==> flow/design.v <==
module debounce(btn,clk,btn_pulse);
    parameter times=5000;
    input btn,clk;
    output reg btn_pulse;
    reg [12:0] N;		     
    always@(posedge clk) begin
        if (btn_pulse) begin
            if (btn==0&&N>0) begin
                N<=N-1;
            end
            else if(btn==0&&N==0) begin
                N<=0;
                btn_pulse<=0;
            end
            else begin
                N<=5000;
            end
        end
        else begin
            if (btn&&N<times) begin
                N<=N+1;
            end
            else if(btn&&N==times) begin
                N<=N;
                btn_pulse<=1;
            end
            else begin
                N<=0;
            end
        end
    end
endmodule
module rand_gen (clk,sw7,out);
    input clk,sw7;
    output reg [6:0] out;
    reg [31:0] state;
    always @(posedge clk) begin
        if (!sw7) begin
            state <= 0;
        end
        else begin
            state <= state * 32'h343fd + 32'h269EC3;
        end
        out <= (state >> 16) & 16'h7fff;
    end
endmodule
module segment (seg_data,seg_led);
    input [3:0] seg_data;
    output [7:0] seg_led;
    reg [7:0] seg_led_r;
    always @(*) begin
        case (seg_data)
            4'd0: seg_led_r = 8'h3f;
            4'd1: seg_led_r = 8'h06;
            4'd2: seg_led_r = 8'h5b;
            4'd3: seg_led_r = 8'h4f;
            4'd4: seg_led_r = 8'h66;
            4'd5: seg_led_r = 8'h6d;
            4'd6: seg_led_r = 8'h7d;
            4'd7: seg_led_r = 8'h07;
            4'd8: seg_led_r = 8'h7f;
            4'd9: seg_led_r = 8'h6f;
            default: seg_led_r = 8'h00;
        endcase
    end
    assign seg_led = seg_led_r;
endmodule
module countdown(clk,countdown_times,leave_times,sw7,game_state,countdown_state);
    input clk,sw7;
    input [1:0] game_state;
    input [4:0] countdown_times;
    output reg [4:0] leave_times;
    output reg [1:0] countdown_state;
    reg [19:0] second;           
    always @(posedge clk) begin
        if (!sw7) begin
            leave_times<=0;
            countdown_state<=0;
            second<=0;
        end
        else begin
            if (game_state==1) begin
                if (countdown_state==0) begin
                    leave_times<=countdown_times;
                    countdown_state<=1;
                end
                else begin
                    if (second==999999) begin
                        if (leave_times>1) begin
                            leave_times<=leave_times-1;
                            second<=0;
                        end
                        else begin
                            countdown_state<=2;
                            leave_times<=0;
                            second<=0;
                        end
                    end
                    else begin
                        second<=second+1;
                    end
                end
            end
            else if (game_state==2) begin
                if(countdown_state==2) begin
                    leave_times<=countdown_times;
                    countdown_state<=3;
                end
                else begin
                    if (second==999999) begin
                        if (leave_times>1) begin
                            leave_times<=leave_times-1;
                            second<=0;
                        end
                        else begin
                            countdown_state<=0;
                            leave_times<=0;
                            second<=0;
                        end
                    end
                    else begin
                        second<=second+1;
                    end
                end
            end
            else begin
                leave_times<=0;
                countdown_state<=0;
                second<=0;
            end
        end
    end
endmodule
module disp(clk,sw7,game_state,leave_times,seg_cat,seg_led,user_defined_cdtime);
    input clk;
    input sw7;
    input [4:0] leave_times;
    input [1:0] game_state;
    input [4:0] user_defined_cdtime;
    output reg [7:0] seg_cat;
    output [7:0] seg_led;
    reg [3:0] num [0:1];     
    always @(posedge clk) begin
        if (!sw7) begin
            num[0]<=15;
            num[1]<=15;
            seg_cat<=8'b11111111;
        end
        else begin
            if(game_state==0) begin
                if (seg_cat==8'b11111111) begin
                    seg_cat<=8'b11111110;
                end
                else begin
                    if (user_defined_cdtime>=30) begin
                        num[1]<=3;
                        num[0]<=0;
                    end
                    else if (user_defined_cdtime>=20) begin
                        num[1]<=2;
                        num[0]<=user_defined_cdtime-20;
                    end
                    else if (user_defined_cdtime>=10) begin
                        num[1]<=1;
                        num[0]<=user_defined_cdtime-10;
                    end
                    else begin
                        num[1]<=0;
                        num[0]<=user_defined_cdtime;
                    end
                    if (seg_cat==8'b11111110) begin
                        seg_cat<=8'b11111101;
                    end
                    else if(seg_cat==8'b11111101) begin
                        seg_cat<=8'b11111110;
                    end
                    else begin
                        seg_cat<=8'b11111111;
                    end
                end
            end
            else if (game_state==1||game_state==2) begin
                if (seg_cat==8'b11111111) begin
                    seg_cat<=8'b11111110;
                end
                else begin
                    if (leave_times-1>=20) begin
                        num[1]<=2;
                        num[0]<=leave_times-21;
                    end
                    else if (leave_times-1>=10) begin
                        num[1]<=1;
                        num[0]<=leave_times-11;
                    end
                    else begin
                        num[1]<=0;
                        num[0]<=leave_times-1;
                    end
                    if (seg_cat==8'b11111110) begin
                        seg_cat<=8'b11111101;
                    end
                    else if(seg_cat==8'b11111101) begin
                        seg_cat<=8'b11111110;
                    end
                    else begin
                        seg_cat<=8'b11111111;
                    end
                end
            end
            else begin
                num[0]<=15;
                num[1]<=15;
                seg_cat<=8'b11111111;
            end
        end
    end
    segment segment1(
                .seg_data(num[seg_cat[0]]),
                .seg_led(seg_led)
            );
endmodule
module music(clk,sw7,buzzer,success,music_state,game_state,leave_times);
    input clk,sw7,success;
    input [4:0] leave_times;
    input [1:0] game_state;
    output reg buzzer;
    output reg [1:0] music_state;
    reg [10:0] per;
    reg [6:0] cnt0;
    reg [16:0] time_cnt;
    reg [11:0] one_cnt;
    reg di;
    localparam
        A2 = 110,
        A2_ = 117,
        B2 = 123,
        C3 = 131,
        C3_ = 139,
        D3 = 147,
        D3_ = 156,
        E3 = 165,
        F3 = 175,
        F3_ = 185,
        G3 = 196,
        G3_ = 208,
        A3 = 220,
        A3_ = 233,
        B3 = 247,
        C4 = 262,
        C4_ = 277,
        D4 = 294,
        D4_ = 311,
        E4 = 330,
        F4 = 349,
        F4_ = 370,
        G4 = 392,
        G4_ = 415,
        A4 = 440,
        A4_ = 466,
        B4 = 494,
        C5 = 522,
        C5_ = 554,
        D5 = 587,
        D5_ = 622,
        E5 = 659,
        F5 = 698,
        F5_ = 740,
        G5 = 784,
        G5_ = 831,
        A5 = 880,
        A5_ = 932,
        B5 = 988,
        C6 = 1047;
    always @(posedge clk) begin
        if (!sw7) begin
            per<=0;
            cnt0<=0;
            time_cnt<=0;
            one_cnt<=0;
            music_state<=0;
            buzzer<=0;
            di<=0;
        end
        else
        if (game_state==2) begin
            if (di==1) begin
                if (one_cnt<958) begin
                    one_cnt<=one_cnt+1;
                end
                else begin
                    one_cnt<=0;
                    buzzer<=!buzzer;
                end
                if (per<=1023) begin
                    if (cnt0<121) begin
                        cnt0<=cnt0+1;
                    end
                    else begin
                        cnt0<=0;
                        per<=per+1;
                    end
                end
                else begin
                    buzzer<=0;
                    one_cnt<=0;
                    per<=0;
                    cnt0<=0;
                    di<=0;
                end
            end
            else begin
                if (one_cnt<15+leave_times*43) begin
                    if(per<999) begin
                        per<=per+1;
                    end
                    else begin
                        per<=0;
                        one_cnt<=one_cnt+1;
                    end
                end
                else begin
                    one_cnt<=0;
                    per<=0;
                    di<=1;
                end
            end
        end
        else if (game_state==3) begin
            if (music_state==0) begin
                music_state<=1;
                one_cnt<=0;
                time_cnt<=0;
                buzzer<=0;
                per<=0;
                cnt0<=0;
            end
            else begin
                if (success==1) begin
                    case (cnt0)
                        0:
                            per=G3;
                        1:
                            per=G3;
                        2:
                            per=G3;
                        3:
                            per=C4;
                        4:
                            per=C4;
                        5:
                            per=E4;
                        6:
                            per=E4;
                        7:
                            per=E4;
                        8:
                            per=G4;
                        9:
                            per=G4;
                        10:
                            per=G4;
                        11:
                            per=C5;
                        12:
                            per=C5;
                        13:
                            per=E5;
                        14:
                            per=E5;
                        15:
                            per=E5;
                        16:
                            per=G5;
                        17:
                            per=G5;
                        18:
                            per=G5;
                        19:
                            per=G5;
                        20:
                            per=G5;
                        21:
                            per=G5;
                        22:
                            per=G5;
                        23:
                            per=G5;
                        24:
                            per=E5;
                        25:
                            per=E5;
                        26:
                            per=E5;
                        27:
                            per=E5;
                        28:
                            per=E5;
                        29:
                            per=E5;
                        30:
                            per=E5;
                        31:
                            per=E5;
                        32:
                            per=G3_;
                        33:
                            per=G3_;
                        34:
                            per=G3_;
                        35:
                            per=C4;
                        36:
                            per=C4;
                        37:
                            per=D4_;
                        38:
                            per=D4_;
                        39:
                            per=D4_;
                        40:
                            per=G4_;
                        41:
                            per=G4_;
                        42:
                            per=G4_;
                        43:
                            per=C5;
                        44:
                            per=C5;
                        45:
                            per=D5_;
                        46:
                            per=D5_;
                        47:
                            per=D5_;
                        48:
                            per=A5_;
                        49:
                            per=A5_;
                        50:
                            per=A5_;
                        51:
                            per=A5_;
                        52:
                            per=A5_;
                        53:
                            per=A5_;
                        54:
                            per=A5_;
                        55:
                            per=A5_;
                        56:
                            per=D5_;
                        57:
                            per=D5_;
                        58:
                            per=D5_;
                        59:
                            per=D5_;
                        60:
                            per=D5_;
                        61:
                            per=D5_;
                        62:
                            per=D5_;
                        63:
                            per=D5_;
                        64:
                            per=A3_;
                        65:
                            per=A3_;
                        66:
                            per=A3_;
                        67:
                            per=D4;
                        68:
                            per=D4;
                        69:
                            per=F4;
                        70:
                            per=F4;
                        71:
                            per=F4;
                        72:
                            per=A4_;
                        73:
                            per=A4_;
                        74:
                            per=A4_;
                        75:
                            per=D5;
                        76:
                            per=D5;
                        77:
                            per=F5;
                        78:
                            per=F5;
                        79:
                            per=F5;
                        80:
                            per=A5_;
                        81:
                            per=A5_;
                        82:
                            per=A5_;
                        83:
                            per=A5_;
                        84:
                            per=A5_;
                        85:
                            per=A5_;
                        86:
                            per=A5_;
                        87:
                            per=A5_;
                        88:
                            per=A5_;
                        89:
                            per=A5_;
                        90:
                            per=A5_;
                        91:
                            per=A5_;
                        92:
                            per=A5_;
                        93:
                            per=A5_;
                        94:
                            per=A5_;
                        95:
                            per=A5_;
                        96:
                            per=C6;
                        97:
                            per=C6;
                        98:
                            per=C6;
                        99:
                            per=C6;
                        100:
                            per=C6;
                        101:
                            per=C6;
                        102:
                            per=C6;
                        103:
                            per=C6;
                        104:
                            per=C6;
                        105:
                            per=C6;
                        106:
                            per=C6;
                        107:
                            per=C6;
                        108:
                            per=C6;
                        109:
                            per=C6;
                        110:
                            per=C6;
                        111:
                            per=C6;
                        default: begin
                            music_state<=2;
                        end
                    endcase
                end
                else begin
                    case (cnt0)
                        0:
                            per=C5;
                        1:
                            per=C5;
                        2:
                            per=C5;
                        3:
                            per=C5;
                        4:
                            per=C5;
                        5:
                            per=G4;
                        6:
                            per=G4;
                        7:
                            per=G4;
                        8:
                            per=G4;
                        9:
                            per=G4;
                        10:
                            per=E4;
                        11:
                            per=E4;
                        12:
                            per=E4;
                        13:
                            per=E4;
                        14:
                            per=A4;
                        15:
                            per=A4;
                        16:
                            per=B4;
                        17:
                            per=B4;
                        18:
                            per=A4;
                        19:
                            per=A4;
                        20:
                            per=G4_;
                        21:
                            per=G4_;
                        22:
                            per=A4_;
                        23:
                            per=A4_;
                        24:
                            per=G4_;
                        25:
                            per=G4_;
                        26:
                            per=E4;
                        27:
                            per=E4;
                        28:
                            per=D4;
                        29:
                            per=D4;
                        30:
                            per=E4;
                        31:
                            per=E4;
                        32:
                            per=E4;
                        33:
                            per=E4;
                        34:
                            per=E4;
                        35:
                            per=E4;
                        36:
                            per=E4;
                        37:
                            per=E4;
                        default: begin
                            music_state<=2;
                        end
                    endcase
                end
                if (time_cnt<=120000-success*60000-1) begin
                    time_cnt<=time_cnt+1;
                    if(one_cnt*per<=500000) begin
                        one_cnt<=one_cnt+1;
                    end
                    else begin
                        one_cnt<=0;
                        buzzer<=!buzzer;
                    end
                end
                else begin
                    buzzer<=0;
                    time_cnt<=0;
                    cnt0<=cnt0+1;
                    one_cnt<=0;
                end
            end
        end
        else begin
            music_state<=0;
            buzzer<=0;
            per<=0;
            cnt0<=0;
            time_cnt<=0;
            one_cnt<=0;
        end
    end
endmodule
module cartoon (sw7,game_state,clk,green,red,row,leave_times,success);
    input [1:0] game_state;
    input success;
    input clk,sw7;
    input [4:0] leave_times;
    output [7:0] green,red;
    output reg [7:0] row;
    reg [7:0] red_cartoon [7:0];     
    reg [7:0] green_cartoon [7:0];   
    wire [7:0] scan [7:0];           
    reg [2:0] cnt;                   
    reg [20:0] times;                
    assign scan[0]=8'b11111110;
    assign scan[1]=8'b11111101;
    assign scan[2]=8'b11111011;
    assign scan[3]=8'b11110111;
    assign scan[4]=8'b11101111;
    assign scan[5]=8'b11011111;
    assign scan[6]=8'b10111111;
    assign scan[7]=8'b01111111;
    always @(posedge clk) begin
        if (!sw7) begin
            cnt<=0;
            row<=scan[0];
        end
        else begin
            cnt<=cnt+3'd1;
            row<=scan[cnt+3'd1];
        end
    end
    always @(posedge clk) begin
        if (!sw7) begin
            times<=0;
            red_cartoon[0]<=8'b00000000;
            red_cartoon[1]<=8'b00000000;
            red_cartoon[2]<=8'b00000000;
            red_cartoon[3]<=8'b00000000;
            red_cartoon[4]<=8'b00000000;
            red_cartoon[5]<=8'b00000000;
            red_cartoon[6]<=8'b00000000;
            red_cartoon[7]<=8'b00000000;
            green_cartoon[0]<=8'b00000000;
            green_cartoon[1]<=8'b00000000;
            green_cartoon[2]<=8'b00000000;
            green_cartoon[3]<=8'b00000000;
            green_cartoon[4]<=8'b00000000;
            green_cartoon[5]<=8'b00000000;
            green_cartoon[6]<=8'b00000000;
            green_cartoon[7]<=8'b00000000;
        end
        else begin 
            if (game_state==0) begin
                red_cartoon[0]<=8'b00011000;
                red_cartoon[1]<=8'b00011000;
                red_cartoon[2]<=8'b00011000;
                red_cartoon[3]<=8'b00011000;
                red_cartoon[4]<=8'b00011000;
                red_cartoon[5]<=8'b00100100;
                red_cartoon[6]<=8'b00100100;
                red_cartoon[7]<=8'b00011000;
                green_cartoon[0]<=8'b00011000;
                green_cartoon[1]<=8'b00011000;
                green_cartoon[2]<=8'b00011000;
                green_cartoon[3]<=8'b00011000;
                green_cartoon[4]<=8'b00000000;
                green_cartoon[5]<=8'b00000000;
                green_cartoon[6]<=8'b00000000;
                green_cartoon[7]<=8'b00000000;
            end
            else if (game_state==1) begin
                red_cartoon[0]<=8'b00011000;
                red_cartoon[1]<=8'b00011000;
                red_cartoon[2]<=8'b00011000;
                red_cartoon[3]<=8'b00011000;
                red_cartoon[4]<=8'b00011000;
                red_cartoon[5]<=8'b00100100;
                red_cartoon[6]<=8'b00100100;
                red_cartoon[7]<=8'b00011000;
                green_cartoon[0]<=8'b00011000;
                green_cartoon[1]<=8'b00011000;
                green_cartoon[2]<=8'b00011000;
                green_cartoon[3]<=8'b00011000;
                green_cartoon[4]<=8'b00000000;
                green_cartoon[5]<=8'b00000000;
                green_cartoon[6]<=8'b00000000;
                green_cartoon[7]<=8'b00000000;
            end
            else if (game_state==2) begin
                if (leave_times-1>=15) begin
                    red_cartoon[0]<=8'b00011000;
                    red_cartoon[1]<=8'b00011000;
                    red_cartoon[2]<=8'b00011000;
                    red_cartoon[3]<=8'b00011000;
                    red_cartoon[4]<=8'b00011000;
                    red_cartoon[5]<=8'b00100100;
                    red_cartoon[6]<=8'b00100100;
                    red_cartoon[7]<=8'b00011000;
                    green_cartoon[0]<=8'b00011000;
                    green_cartoon[1]<=8'b00011000;
                    green_cartoon[2]<=8'b00011000;
                    green_cartoon[3]<=8'b00011000;
                    green_cartoon[4]<=8'b00000000;
                    green_cartoon[5]<=8'b00000000;
                    green_cartoon[6]<=8'b00000000;
                    green_cartoon[7]<=8'b00000000;
                end
                else if (leave_times-1>=10) begin
                    red_cartoon[0]<=8'b00000000;
                    green_cartoon[0]<=8'b00000000;
                end
                else if(leave_times-1>=5) begin
                    red_cartoon[1]<=8'b00000000;
                    green_cartoon[1]<=8'b00000000;
                end
                else if (leave_times-1>0) begin
                    red_cartoon[2]<=8'b00000000;
                    green_cartoon[2]<=8'b00000000;
                end
                else begin
                    red_cartoon[3]<=8'b00000000;
                    green_cartoon[3]<=8'b00000000;
                end
                times<=0;
            end
            else if(game_state==3) begin
                green_cartoon[0]<=8'b00000000;
                green_cartoon[1]<=8'b00000000;
                green_cartoon[2]<=8'b00000000;
                green_cartoon[3]<=8'b00000000;
                green_cartoon[4]<=8'b00000000;
                green_cartoon[5]<=8'b00000000;
                green_cartoon[6]<=8'b00000000;
                green_cartoon[7]<=8'b00000000;
                if (success==1) begin
                    times<=times+1;
                    if (times<=100000) begin
                        red_cartoon[0]<=8'b00000000;
                        red_cartoon[1]<=8'b01100110;
                        red_cartoon[2]<=8'b00000000;
                        red_cartoon[3]<=8'b00000000;
                        red_cartoon[4]<=8'b00000000;
                        red_cartoon[5]<=8'b00000000;
                        red_cartoon[6]<=8'b00000000;
                        red_cartoon[7]<=8'b00000000;
                    end
                    else if(times<=200000) begin
                        red_cartoon[2]<=8'b11111111;
                    end
                    else if(times<=300000) begin
                        red_cartoon[3]<=8'b11111111;
                    end
                    else if(times<=400000) begin
                        red_cartoon[1]<=8'b00000000;
                        red_cartoon[4]<=8'b11111111;
                    end
                    else if (times<=500000) begin
                        red_cartoon[2]<=8'b00000000;
                        red_cartoon[5]<=8'b01111110;
                    end
                    else if(times<=600000) begin
                        red_cartoon[3]<=8'b00000000;
                        red_cartoon[6]<=8'b00111100;
                    end
                    else if(times<=700000) begin
                        red_cartoon[4]<=8'b00000000;
                        red_cartoon[7]<=8'b00011000;
                    end
                    else if (times<=800000) begin
                        red_cartoon[5]<=8'b00000000;
                    end
                    else if(times<=900000) begin
                        red_cartoon[6]<=8'b00000000;
                    end
                    else if(times<=1000000) begin
                        red_cartoon[7]<=8'b00000000;
                    end
                    else if(times<=1250000) begin
                        red_cartoon[0]<=8'b00000000;
                        red_cartoon[1]<=8'b01100110;
                        red_cartoon[2]<=8'b11111111;
                        red_cartoon[3]<=8'b11111111;
                        red_cartoon[4]<=8'b11111111;
                        red_cartoon[5]<=8'b01111110;
                        red_cartoon[6]<=8'b00111100;
                        red_cartoon[7]<=8'b00011000;
                    end
                    else if(times<=1500000) begin
                        red_cartoon[0]<=8'b00000000;
                        red_cartoon[1]<=8'b00000000;
                        red_cartoon[2]<=8'b00000000;
                        red_cartoon[3]<=8'b00000000;
                        red_cartoon[4]<=8'b00000000;
                        red_cartoon[5]<=8'b00000000;
                        red_cartoon[6]<=8'b00000000;
                        red_cartoon[7]<=8'b00000000;
                    end
                    else if(times<=1750000) begin
                        red_cartoon[0]<=8'b00000000;
                        red_cartoon[1]<=8'b01100110;
                        red_cartoon[2]<=8'b11111111;
                        red_cartoon[3]<=8'b11111111;
                        red_cartoon[4]<=8'b11111111;
                        red_cartoon[5]<=8'b01111110;
                        red_cartoon[6]<=8'b00111100;
                        red_cartoon[7]<=8'b00011000;
                    end
                    else if(times<=2000000) begin
                        red_cartoon[0]<=8'b00000000;
                        red_cartoon[1]<=8'b00000000;
                        red_cartoon[2]<=8'b00000000;
                        red_cartoon[3]<=8'b00000000;
                        red_cartoon[4]<=8'b00000000;
                        red_cartoon[5]<=8'b00000000;
                        red_cartoon[6]<=8'b00000000;
                        red_cartoon[7]<=8'b00000000;
                    end
                    else begin
                        times<=0;
                    end
                end
                else begin
                    if (times<=500000) begin
                        times<=times+1;
                        red_cartoon[0]<=8'b00000000;
                        red_cartoon[1]<=8'b01000000;
                        red_cartoon[2]<=8'b11110111;
                        red_cartoon[3]<=8'b01010101;
                        red_cartoon[4]<=8'b01010101;
                        red_cartoon[5]<=8'b01010101;
                        red_cartoon[6]<=8'b01010111;
                        red_cartoon[7]<=8'b00000000;
                    end
                    else if(times<=1000000) begin
                        times<=times+1;
                        red_cartoon[0]<=8'b00000000;
                        red_cartoon[1]<=8'b11000100;
                        red_cartoon[2]<=8'b00000100;
                        red_cartoon[3]<=8'b11011111;
                        red_cartoon[4]<=8'b00010101;
                        red_cartoon[5]<=8'b00011111;
                        red_cartoon[6]<=8'b01010101;
                        red_cartoon[7]<=8'b10011111;
                    end
                    else begin
                        times<=0;
                    end
                end
            end
        end
    end
    assign red=red_cartoon[cnt];
    assign green=green_cartoon[cnt];
endmodule
module boom_pro(sw7,start,clk,led,seg,sw_input,row,seg_cat,btn6,buzzer,green,red);
    input sw7,start,clk,btn6;        
    input [6:0] sw_input;            
    output buzzer;                   
    output [7:0] row,red,green;      
    output [7:0] seg_cat;            
    output [7:0] seg;                
    output reg [6:0] led;            
    reg [1:0] ps_input_times;        
    reg success;                     
    reg [6:0] password;              
    reg [1:0] game_state;            
    reg [4:0] countdown_times;       
    reg [4:0] user_defined_cdtime;   
    reg btn6_before;                 
    wire [4:0] leave_times;          
    wire [1:0] music_state;          
    wire [1:0] countdown_state;      
    wire [6:0] changing_pw;          
    wire btn6_pulse;                 
    wire start_pulse;                
    always @(posedge clk) begin
        if (!sw7) begin
            btn6_before<=0;
            user_defined_cdtime<=0;
            ps_input_times<=0;
            led<=0;
            success<=0;
            game_state<=0;
            password<=0;
            countdown_times<=0;
            user_defined_cdtime<=0;
        end
        else begin
            if (game_state==0) begin
                if (start_pulse) begin
                    success<=0;
                    btn6_before<=0;
                    game_state<=1;
                    countdown_times<=5;
                    password<=changing_pw;
                end
                if (sw_input[6]==1) begin
                    if (sw_input[4:0]>30) begin
                        user_defined_cdtime<=30;
                    end
                    else begin
                        user_defined_cdtime<=sw_input[4:0];
                    end
                end
                else begin
                    user_defined_cdtime<=20;
                end
            end
            else if (game_state==1) begin
                led<=password;
                if (countdown_state==2&&leave_times==0) begin
                    countdown_times<=user_defined_cdtime;
                    game_state<=2;
                    led<=0;
                end
            end
            else if (game_state==2) begin
                led<=sw_input;
                if (ps_input_times<2) begin
                    if (btn6_pulse==1&&btn6_before==0) begin
                        if (sw_input==password) begin
                            game_state<=3;
                            success<=1;
                            led<=0;
                        end
                        else begin
                            ps_input_times<=ps_input_times+1;
                        end
                    end
                    if (countdown_state==0&&leave_times==0) begin
                        game_state<=3;
                        success<=0;
                        led<=0;
                    end
                end
                else begin
                    game_state<=3;
                    success<=0;
                    led<=0;
                end
                btn6_before<=btn6_pulse;
            end
            else if (game_state==3) begin
                if (music_state==2) begin
                    game_state<=0;
                    success<=0;
                    password<=0;
                    countdown_times<=0;
                    ps_input_times<=0;
                end
            end
        end
    end
    debounce debounce1(
                 .btn(start),
                 .clk(clk),
                 .btn_pulse(start_pulse));
    debounce debounce2(
                 .btn(btn6),
                 .clk(clk),
                 .btn_pulse(btn6_pulse));
    rand_gen rand1(
             .clk(clk),
             .sw7(sw7),
             .out(changing_pw));
    disp disp1(
             .clk(clk),
             .sw7(sw7),
             .leave_times(leave_times),
             .user_defined_cdtime(user_defined_cdtime),
             .game_state (game_state),
             .seg_cat(seg_cat),
             .seg_led(seg));
    countdown countdown1(
                  .clk(clk),
                  .sw7(sw7),
                  .game_state(game_state),
                  .countdown_times(countdown_times),
                  .leave_times(leave_times),
                  .countdown_state(countdown_state));
    music music1(
              .clk(clk),
              .sw7(sw7),
              .success(success),
              .game_state(game_state),
              .leave_times(leave_times),
              .buzzer(buzzer),
              .music_state(music_state));
    cartoon cartoon1(
                .game_state(game_state),
                .success(success),
                .clk(clk),
                .sw7(sw7),
                .leave_times(leave_times),
                .green(green),
                .red(red),
                .row(row)
            );
endmodule
Step by step through the tools: boom_pro

Tool output for the design above before and after an edit, in the order of the flow.
"before" refers to lines of the RTL above, "after" to lines of the edited file.
"change": "after" minus "before" as printed here. "relative change": 100 x difference / "before".
Operators carry their Yosys type and port widths (W data, S select, Z words).
Cell names lack the library's common part.
A cell with -- has no value.

Top module: boom_pro
Clock: clk
Standard-cell library: sky130hd
Corner: tt_025C_1v80

Diff

Unified diff, file above to edited file.
A script made this edit. It was not meant as an optimisation and need not keep what the design does.

```diff
@@ -652,5 +652,5 @@
                 if (time_cnt<=120000-success*60000-1) begin
                     time_cnt<=time_cnt+1;
-                    if(one_cnt*per<=500000) begin
+                    if(one_cnt*per==500000) begin
                         one_cnt<=one_cnt+1;
                     end
```

After elaboration

Source: Yosys, flattened and elaborated. Widths are those after wreduce. Registers that Yosys merges into a memory's read port (data or address) are not register bits. Print and check cells do not count. Equal cells are merged and count once.
Yosys's memory passes give these memory sizes; they may raise the number of words (mostly to a power of two), join words into wider ones and drop unused or constant bits.

Word-level totals:

| element                         | before | after | change | relative change (%) |
| bits in read-only memories      | 112    | 112   | 0      | 0.00 |
| memory cells                    | 1      | 1     | 0      | 0.00 |
| elaborated cells                | 858    | 858   | 0      | 0.00 |
| output and inout bits           | 48     | 48    | 0      | 0.00 |
| input port bits                 | 11     | 11    | 0      | 0.00 |
| register bits after elaboration | 327    | 327   | 0      | 0.00 |

Memories:

| element                                 | before          | after |
| words x width with read and write ports | 16 x 7 bit 1R0W | 16 x 7 bit 1R0W |

Operators by class:

| element                          | before | after | change | relative change (%) |
| $add $sub $neg                   | 21     | 21    | 0      | 0.00 |
| reductions and logical operators | 108    | 108   | 0      | 0.00 |
| equality and inequality tests    | 261    | 262   | +1     | +0.38 |
| bitwise gates (word level)       | 8      | 8     | 0      | 0.00 |
| magnitude comparators            | 36     | 35    | -1     | -2.78 |
| multipliers                      | 4      | 4     | 0      | 0.00 |
| mux-type cells                   | 364    | 364   | 0      | 0.00 |

Operator list:

| cell                   | before | after | change | relative change (%) |
| $le A32 B19 Y1 const B | 1      | 0     | -1     | -100.00 |
| $eq A32 B19 Y1 const B | 0      | 1     | +1     | -- |
| $mux W8                | 158    | 158   | 0      | 0.00 |
| $eq A7 B7 Y1 const B   | 48     | 48    | 0      | 0.00 |
| $mux W1                | 37     | 37    | 0      | 0.00 |
| $mux W5                | 35     | 35    | 0      | 0.00 |
| $eq A7 B6 Y1 const B   | 32     | 32    | 0      | 0.00 |
| $mux W2                | 28     | 28    | 0      | 0.00 |
| $ne A6 B2 Y1 const B   | 24     | 24    | 0      | 0.00 |
| $mux W7                | 20     | 20    | 0      | 0.00 |
| $mux W21               | 19     | 19    | 0      | 0.00 |
| $eq A7 B5 Y1 const B   | 16     | 16    | 0      | 0.00 |
| $mux W4                | 16     | 16    | 0      | 0.00 |
| $ne A5 B2 Y1 const B   | 16     | 16    | 0      | 0.00 |
| $ne A7 B2 Y1 const B   | 16     | 16    | 0      | 0.00 |
| $ne A8 B2 Y1 const B   | 15     | 15    | 0      | 0.00 |
| $mux W11               | 13     | 13    | 0      | 0.00 |
| $logic_and A1 B1 Y1    | 11     | 11    | 0      | 0.00 |
| $reduce_or A3 Y1       | 11     | 11    | 0      | 0.00 |
| $mux W12               | 10     | 10    | 0      | 0.00 |
| $mux W13               | 10     | 10    | 0      | 0.00 |
| $ne A4 B2 Y1 const B   | 10     | 10    | 0      | 0.00 |
| $ne A2 B2 Y1 const B   | 9      | 9     | 0      | 0.00 |
| $ne A3 B3 Y1 const B   | 9      | 9     | 0      | 0.00 |
| $eq A3 B3 Y1 const B   | 8      | 8     | 0      | 0.00 |
| $eq A7 B4 Y1 const B   | 8      | 8     | 0      | 0.00 |
| $not A1 Y1             | 8      | 8     | 0      | 0.00 |
| $reduce_and A11 Y1     | 8      | 8     | 0      | 0.00 |

The list need not be complete.

Logic depth

Longest topological path by Yosys (ltp), each cell counted once; first at word level (registers and memories cut), then after technology mapping (sequential cells cut; the memories' decode and read muxes count).

Logic depth:

| element                       | before | after | change | relative change (%) |
| word-level depth              | 20     | 20    | 0      | 0.00 |
| ABC_AREA                      | 0      | 0     | --     | -- |
| gate-level depth with buffers | 35     | 31    | -4     | -11.43 |

Netlist

Source: synth_stat.txt of the flow (Yosys; design flattened, memories mapped). It holds for the ABC_AREA given above (unset counts as 0); a run with the other value may have another netlist.

Cells by type:

| cell type | before | after | change | relative change (%) |
| o21ai_0   | 132    | 167   | +35    | +26.52 |
| and2_1    | 86     | 69    | -17    | -19.77 |
| a31oi_1   | 29     | 46    | +17    | +58.62 |
| inv_1     | 268    | 284   | +16    | +5.97 |
| a21oi_1   | 183    | 168   | -15    | -8.20 |
| xor2_1    | 61     | 49    | -12    | -19.67 |
| o211ai_1  | 17     | 29    | +12    | +70.59 |
| clkbuf_1  | 130    | 140   | +10    | +7.69 |
| o22ai_1   | 21     | 11    | -10    | -47.62 |
| or3_1     | 19     | 29    | +10    | +52.63 |
| o211a_1   | 14     | 5     | -9     | -64.29 |
| nor3_1    | 82     | 74    | -8     | -9.76 |
| and3_1    | 42     | 50    | +8     | +19.05 |
| a21o_1    | 31     | 23    | -8     | -25.81 |
| mux2i_1   | 25     | 17    | -8     | -32.00 |
| nor2b_1   | 24     | 32    | +8     | +33.33 |
| buf_2     | 19     | 11    | -8     | -42.11 |
| nor3b_1   | 9      | 17    | +8     | +88.89 |

The list need not be complete.

Mapped netlist:

| element                        | before  | after   | change | relative change (%) |
| standard cells after synthesis | 3026    | 3102    | +76    | +2.51 |
| flip-flops                     | 250     | 250     | 0      | 0.00 |
| buffer cells                   | 179     | 179     | 0      | 0.00 |
| mapped area (um^2)             | 25285.5 | 25754.7 | +469.2 | +1.86 |

The figures by module come from a second, unflattened synthesis with its own total; it is not the netlist above.

Unflattened totals:

| element                                        | before  | after   | change | relative change (%) |
| cells (unflattened synthesis)                  | 3332    | 3325    | -7     | -0.21 |
| area total of the unflattened synthesis (um^2) | 27747.9 | 27533.9 | -214.0 | -0.77 |

Each row is one instance without its submodules.

By module, before:

| module    | area (um^2) | instances | cells | seq. area (um^2) |
| music     | 9547.9      | 1         | 1197  | 1021.0 |
| rand_gen  | 5801.8      | 1         | 600   | 600.6 |
| cartoon   | 5507.8      | 1         | 729   | 1401.3 |
| debounce  | 1214.9      | 2         | 126   | 410.4 |
| boom_pro  | 1507.7      | 1         | 178   | 600.6 |
| countdown | 1495.2      | 1         | 169   | 540.5 |
| disp      | 1227.4      | 1         | 177   | 180.2 |
| segment   | 230.2       | 1         | 30    | 0.0 |

By module, after:

| module    | area (um^2) | instances | cells | seq. area (um^2) |
| music     | 9509.1      | 1         | 1189  | 1021.0 |
| rand_gen  | 5785.5      | 1         | 595   | 600.6 |
| cartoon   | 5348.9      | 1         | 735   | 1401.3 |
| debounce  | 1214.9      | 2         | 126   | 410.4 |
| boom_pro  | 1507.7      | 1         | 178   | 600.6 |
| countdown | 1495.2      | 1         | 169   | 540.5 |
| disp      | 1227.4      | 1         | 177   | 180.2 |
| segment   | 230.2       | 1         | 30    | 0.0 |

Timing after synthesis

Path of least setup slack by OpenSTA after synthesis, without wires, with an ideal clock, recovery checks aside; 20% of the period is set as input and as output delay. Where synthesis merged equal registers, the netlist keeps one of their names.

Timing path after synthesis:

| element                       | before                      | after                      | change | relative change (%) |
| path type                     | flip-flop to flip-flop      | flip-flop to flip-flop     | --     | -- |
| start point                   | register music1.cnt0[0]     | register music1.cnt0[0]    | --     | -- |
| end point                     | register music1.one_cnt[10] | register music1.one_cnt[0] | --     | -- |
| stages                        | 32                          | 26                         | -6     | -18.75 |
| clock period (ns)             | 20.0                        | 20.0                       | 0.0    | 0.00 |
| setup time (ns)               | 0.132                       | 0.078                      | -0.054 | -- |
| setup slack (ns)              | 11.927                      | 11.977                     | +0.050 | -- |
| arrival (ns)                  | 7.941                       | 7.945                      | +0.004 | +0.05 |
| path delay (ns)               | 8.073                       | 8.023                      | -0.050 | -0.62 |
| path buffers                  | 4                           | 3                          | -1     | -25.00 |
| synthesis period reached (ns) | 8.073                       | 8.023                      | -0.050 | -0.62 |

"path delay" = arrival - input delay + setup time.
"stages": output pins that drive a net of the path, with the launching flip-flop's if there is one; two outputs of one cell count as two.
"synthesis period reached" = period - worst setup slack (recovery checks aside). The figure is calculated, with input and output delays left at 20% of the set period.
Between the ends stands the longest chain of elaborated cells between them, by number of cells; it is not shown to be the way that was timed. Of several equally long chains one is given.
A line is the first line of the expression or statement that the cell stems from. Yosys adds cells for indexed reads and writes and turns some case tables into memories.
At most two assigning lines are given for a register; there are more.

On the way, after synthesis, before:
Cells stage by stage: dfxtp_1 > inv_1 > ha_1 > or4_1 > o211a_1 > or4_4 > and4b_1 > and2_1 > buf_4 > mux2i_1 > a21oi_1 > buf_2 > and2_1 > fa_1 > fa_1 > fa_1 > fa_1 > inv_1 > fa_1 > inv_1 > ha_1 > clkbuf_1 > o21ai_0 > o21ai_0 > nor4b_1 > o211ai_1 > a2111oi_0 > and3_1 > o2111ai_2 > a31oi_4 > buf_6 > nor3_1
Cells in the longest elaborated chain: 15
Elaborated cells on any way between the ends: 153

Ends and longest elaborated chain, after synthesis, before:

| element            | line | source |
| start: declaration | 229  | `reg [6:0] cnt0;` |
| start: assignment  | 296  | `cnt0<=cnt0+1;` |
| start: assignment  | 665  | `cnt0<=cnt0+1;` |
| $eq A7 B4 Y1       | 570  | `case (cnt0)` |
| $reduce_or A14 Y1  | --   |  |
| $pmux W11 S8       | 570  |  |
| $mux W11           | 338  | `if (success==1) begin` |
| $mux W11           | 329  | `if (music_state==0) begin` |
| $mux W11           | 328  | `else if (game_state==3) begin` |
| $mux W11           | 285  | `if (game_state==2) begin` |
| $mux W11           | 275  | `if (!sw7) begin` |
| $mul A12 B11 Y23   | 654  | `if(one_cnt*per<=500000) begin` |
| $le A32 B19 Y1     | 654  |  |
| $mux W12           | 654  |  |
| $mux W12           | 652  | `if (time_cnt<=120000-success*60000-1) begin` |
| $mux W12           | 329  |  |
| $mux W12           | 328  |  |
| $mux W12           | 285  |  |
| end: assignment    | 288  | `one_cnt<=one_cnt+1;` |
| end: assignment    | 318  | `one_cnt<=one_cnt+1;` |
| end: declaration   | 231  | `reg [11:0] one_cnt;` |

On the way, after synthesis, after:
Cells stage by stage: dfxtp_1 > inv_1 > ha_1 > nor4_2 > nor4_1 > or4_4 > or4b_4 > o21ai_4 > a21o_1 > buf_2 > nand2_1 > fa_1 > fa_1 > fa_1 > fa_1 > fa_1 > inv_1 > ha_1 > clkbuf_1 > a21o_1 > o41ai_1 > mux2_2 > a2111oi_2 > a31oi_1 > buf_4 > nor3_1
Cells in the longest elaborated chain: 15
Elaborated cells on any way between the ends: 153

Ends and longest elaborated chain, after synthesis, after:

| element            | line | source |
| start: declaration | 229  | `reg [6:0] cnt0;` |
| start: assignment  | 296  | `cnt0<=cnt0+1;` |
| start: assignment  | 665  | `cnt0<=cnt0+1;` |
| $eq A7 B4 Y1       | 570  | `case (cnt0)` |
| $reduce_or A14 Y1  | --   |  |
| $pmux W11 S8       | 570  |  |
| $mux W11           | 338  | `if (success==1) begin` |
| $mux W11           | 329  | `if (music_state==0) begin` |
| $mux W11           | 328  | `else if (game_state==3) begin` |
| $mux W11           | 285  | `if (game_state==2) begin` |
| $mux W11           | 275  | `if (!sw7) begin` |
| $mul A12 B11 Y23   | 654  | `if(one_cnt*per==500000) begin` |
| $eq A32 B19 Y1     | 654  |  |
| $mux W12           | 654  |  |
| $mux W12           | 652  | `if (time_cnt<=120000-success*60000-1) begin` |
| $mux W12           | 329  |  |
| $mux W12           | 328  |  |
| $mux W12           | 285  |  |
| end: assignment    | 288  | `one_cnt<=one_cnt+1;` |
| end: assignment    | 318  | `one_cnt<=one_cnt+1;` |
| end: declaration   | 231  | `reg [11:0] one_cnt;` |

Timing after layout

From the final timing report of the runs of pair A: the path of least setup slack in the routed layout; clock arrival at registers is part of the times.

Timing path post-layout:

| element           | before                     | after                      | change | relative change (%) |
| path type         | flip-flop to flip-flop     | flip-flop to flip-flop     | --     | -- |
| start point       | register music1.cnt0[0]    | register music1.cnt0[1]    | --     | -- |
| end point         | register music1.one_cnt[2] | register music1.one_cnt[1] | --     | -- |
| setup time (ns)   | 0.08                       | 0.08                       | 0.00   | -- |
| arrival (ns)      | 10.15                      | 10.14                      | -0.01  | -0.10 |
| path buffers      | 0                          | 0                          | 0      | -- |
| setup slack (ns)  | 10.33                      | 10.35                      | +0.02  | -- |
| stages            | 27                         | 24                         | -3     | -11.11 |
| clock period (ns) | 20.0                       | 20.0                       | 0.0    | 0.00 |

Between the ends stands the longest chain of elaborated cells between them, by number of cells; it is not shown to be the way that was timed. Of several equally long chains one is given.
At most two assigning lines are given for a register; there are more.

On the way, post-layout, before:
Cells stage by stage: dfxtp_1 > inv_1 > ha_1 > or4_1 > o211a_1 > or4_4 > and4b_1 > and2_1 > a211oi_1 > mux2i_1 > nand2_1 > fa_1 > fa_1 > fa_1 > inv_1 > fa_1 > fa_1 > ha_1 > nand2_1 > o21ai_0 > nand4_1 > a21oi_1 > a31oi_1 > xnor2_1 > nor4_1 > a31oi_4 > nor3_1
Cells in the longest elaborated chain: 15
Elaborated cells on any way between the ends: 153

Ends and longest elaborated chain, post-layout, before:

| element            | line | source |
| start: declaration | 229  | `reg [6:0] cnt0;` |
| start: assignment  | 296  | `cnt0<=cnt0+1;` |
| start: assignment  | 665  | `cnt0<=cnt0+1;` |
| $eq A7 B4 Y1       | 570  | `case (cnt0)` |
| $reduce_or A14 Y1  | --   |  |
| $pmux W11 S8       | 570  |  |
| $mux W11           | 338  | `if (success==1) begin` |
| $mux W11           | 329  | `if (music_state==0) begin` |
| $mux W11           | 328  | `else if (game_state==3) begin` |
| $mux W11           | 285  | `if (game_state==2) begin` |
| $mux W11           | 275  | `if (!sw7) begin` |
| $mul A12 B11 Y23   | 654  | `if(one_cnt*per<=500000) begin` |
| $le A32 B19 Y1     | 654  |  |
| $mux W12           | 654  |  |
| $mux W12           | 652  | `if (time_cnt<=120000-success*60000-1) begin` |
| $mux W12           | 329  |  |
| $mux W12           | 328  |  |
| $mux W12           | 285  |  |
| end: assignment    | 288  | `one_cnt<=one_cnt+1;` |
| end: assignment    | 318  | `one_cnt<=one_cnt+1;` |
| end: declaration   | 231  | `reg [11:0] one_cnt;` |

On the way, post-layout, after:
Cells stage by stage: dfxtp_1 > inv_1 > ha_1 > nor4_2 > nor4_1 > or4_4 > or4b_4 > o21ai_4 > a221o_1 > nand2_1 > fa_1 > fa_1 > fa_1 > fa_1 > fa_1 > inv_1 > ha_1 > a211oi_1 > a31oi_1 > o41ai_1 > mux2_2 > a2111oi_2 > a31oi_2 > nor3_1
Cells in the longest elaborated chain: 15
Elaborated cells on any way between the ends: 153

Ends and longest elaborated chain, post-layout, after:

| element            | line | source |
| start: declaration | 229  | `reg [6:0] cnt0;` |
| start: assignment  | 296  | `cnt0<=cnt0+1;` |
| start: assignment  | 665  | `cnt0<=cnt0+1;` |
| $eq A7 B4 Y1       | 570  | `case (cnt0)` |
| $reduce_or A14 Y1  | --   |  |
| $pmux W11 S8       | 570  |  |
| $mux W11           | 338  | `if (success==1) begin` |
| $mux W11           | 329  | `if (music_state==0) begin` |
| $mux W11           | 328  | `else if (game_state==3) begin` |
| $mux W11           | 285  | `if (game_state==2) begin` |
| $mux W11           | 275  | `if (!sw7) begin` |
| $mul A12 B11 Y23   | 654  | `if(one_cnt*per==500000) begin` |
| $eq A32 B19 Y1     | 654  |  |
| $mux W12           | 654  |  |
| $mux W12           | 652  | `if (time_cnt<=120000-success*60000-1) begin` |
| $mux W12           | 329  |  |
| $mux W12           | 328  |  |
| $mux W12           | 285  |  |
| end: assignment    | 288  | `one_cnt<=one_cnt+1;` |
| end: assignment    | 318  | `one_cnt<=one_cnt+1;` |
| end: declaration   | 231  | `reg [11:0] one_cnt;` |

Measured runs

Both versions went through the flow (Yosys, OpenROAD) with the same settings in each pair. Constraints: input delay and output delay 20% of the set period each, output load 0.01 pF.

Settings, pair A:
CORE_UTILIZATION: 40
period_ns: 20.0
CAP_MARGIN: 20
CORE_MARGIN: 2
SLEW_MARGIN: 20

Final reports, pair A:

| element                                       | before  | after   | change  | relative change (%) |
| achieved clock period (ns)                    | 9.674   | 9.646   | -0.028  | -0.29 |
| standard-cell area of the final layout (um^2) | 27472.6 | 27802.9 | +330.3  | +1.20 |
| smallest setup slack (ns)                     | 10.326  | 10.354  | +0.028  | -- |
| post-route worst hold slack (ns)              | 0.373   | 0.367   | -0.006  | -- |
| utilization after layout (%)                  | 43.8    | 43.4    | -0.4    | -- |
| overall die area (um^2)                       | 65241.9 | 66432.5 | +1190.6 | +1.82 |
| cell area after synthesis (um^2)              | 25285.5 | 25754.7 | +469.2  | +1.86 |

Settings, pair B:
CORE_MARGIN: 2
CORE_UTILIZATION: 54
CTS_CLUSTER_SIZE: 49
MAX_ROUTING_LAYER: met4
PLACE_DENSITY_LB_ADDON: 0.06
SETUP_SLACK_MARGIN: 3.69
SLEW_MARGIN: 10
period_ns: 12.4
CAP_MARGIN: 20

Final reports, pair B:

| element                                       | before  | after   | change | relative change (%) |
| achieved clock period (ns)                    | 8.388   | 8.414   | +0.026 | +0.31 |
| standard-cell area of the final layout (um^2) | 27234.9 | 27751.6 | +516.7 | +1.90 |
| smallest setup slack (ns)                     | 4.012   | 3.986   | -0.026 | -- |
| post-route worst hold slack (ns)              | 0.377   | 0.365   | -0.012 | -- |
| utilization after layout (%)                  | 58.7    | 58.5    | -0.2   | -- |
| overall die area (um^2)                       | 48571.8 | 49457.3 | +885.5 | +1.82 |
| cell area after synthesis (um^2)              | 25285.5 | 25754.7 | +469.2 | +1.86 |

By "achieved clock period" is meant the clock period of the run minus its worst setup slack. This is arithmetic on one report: input and output delays are still those of the set period (20% each).
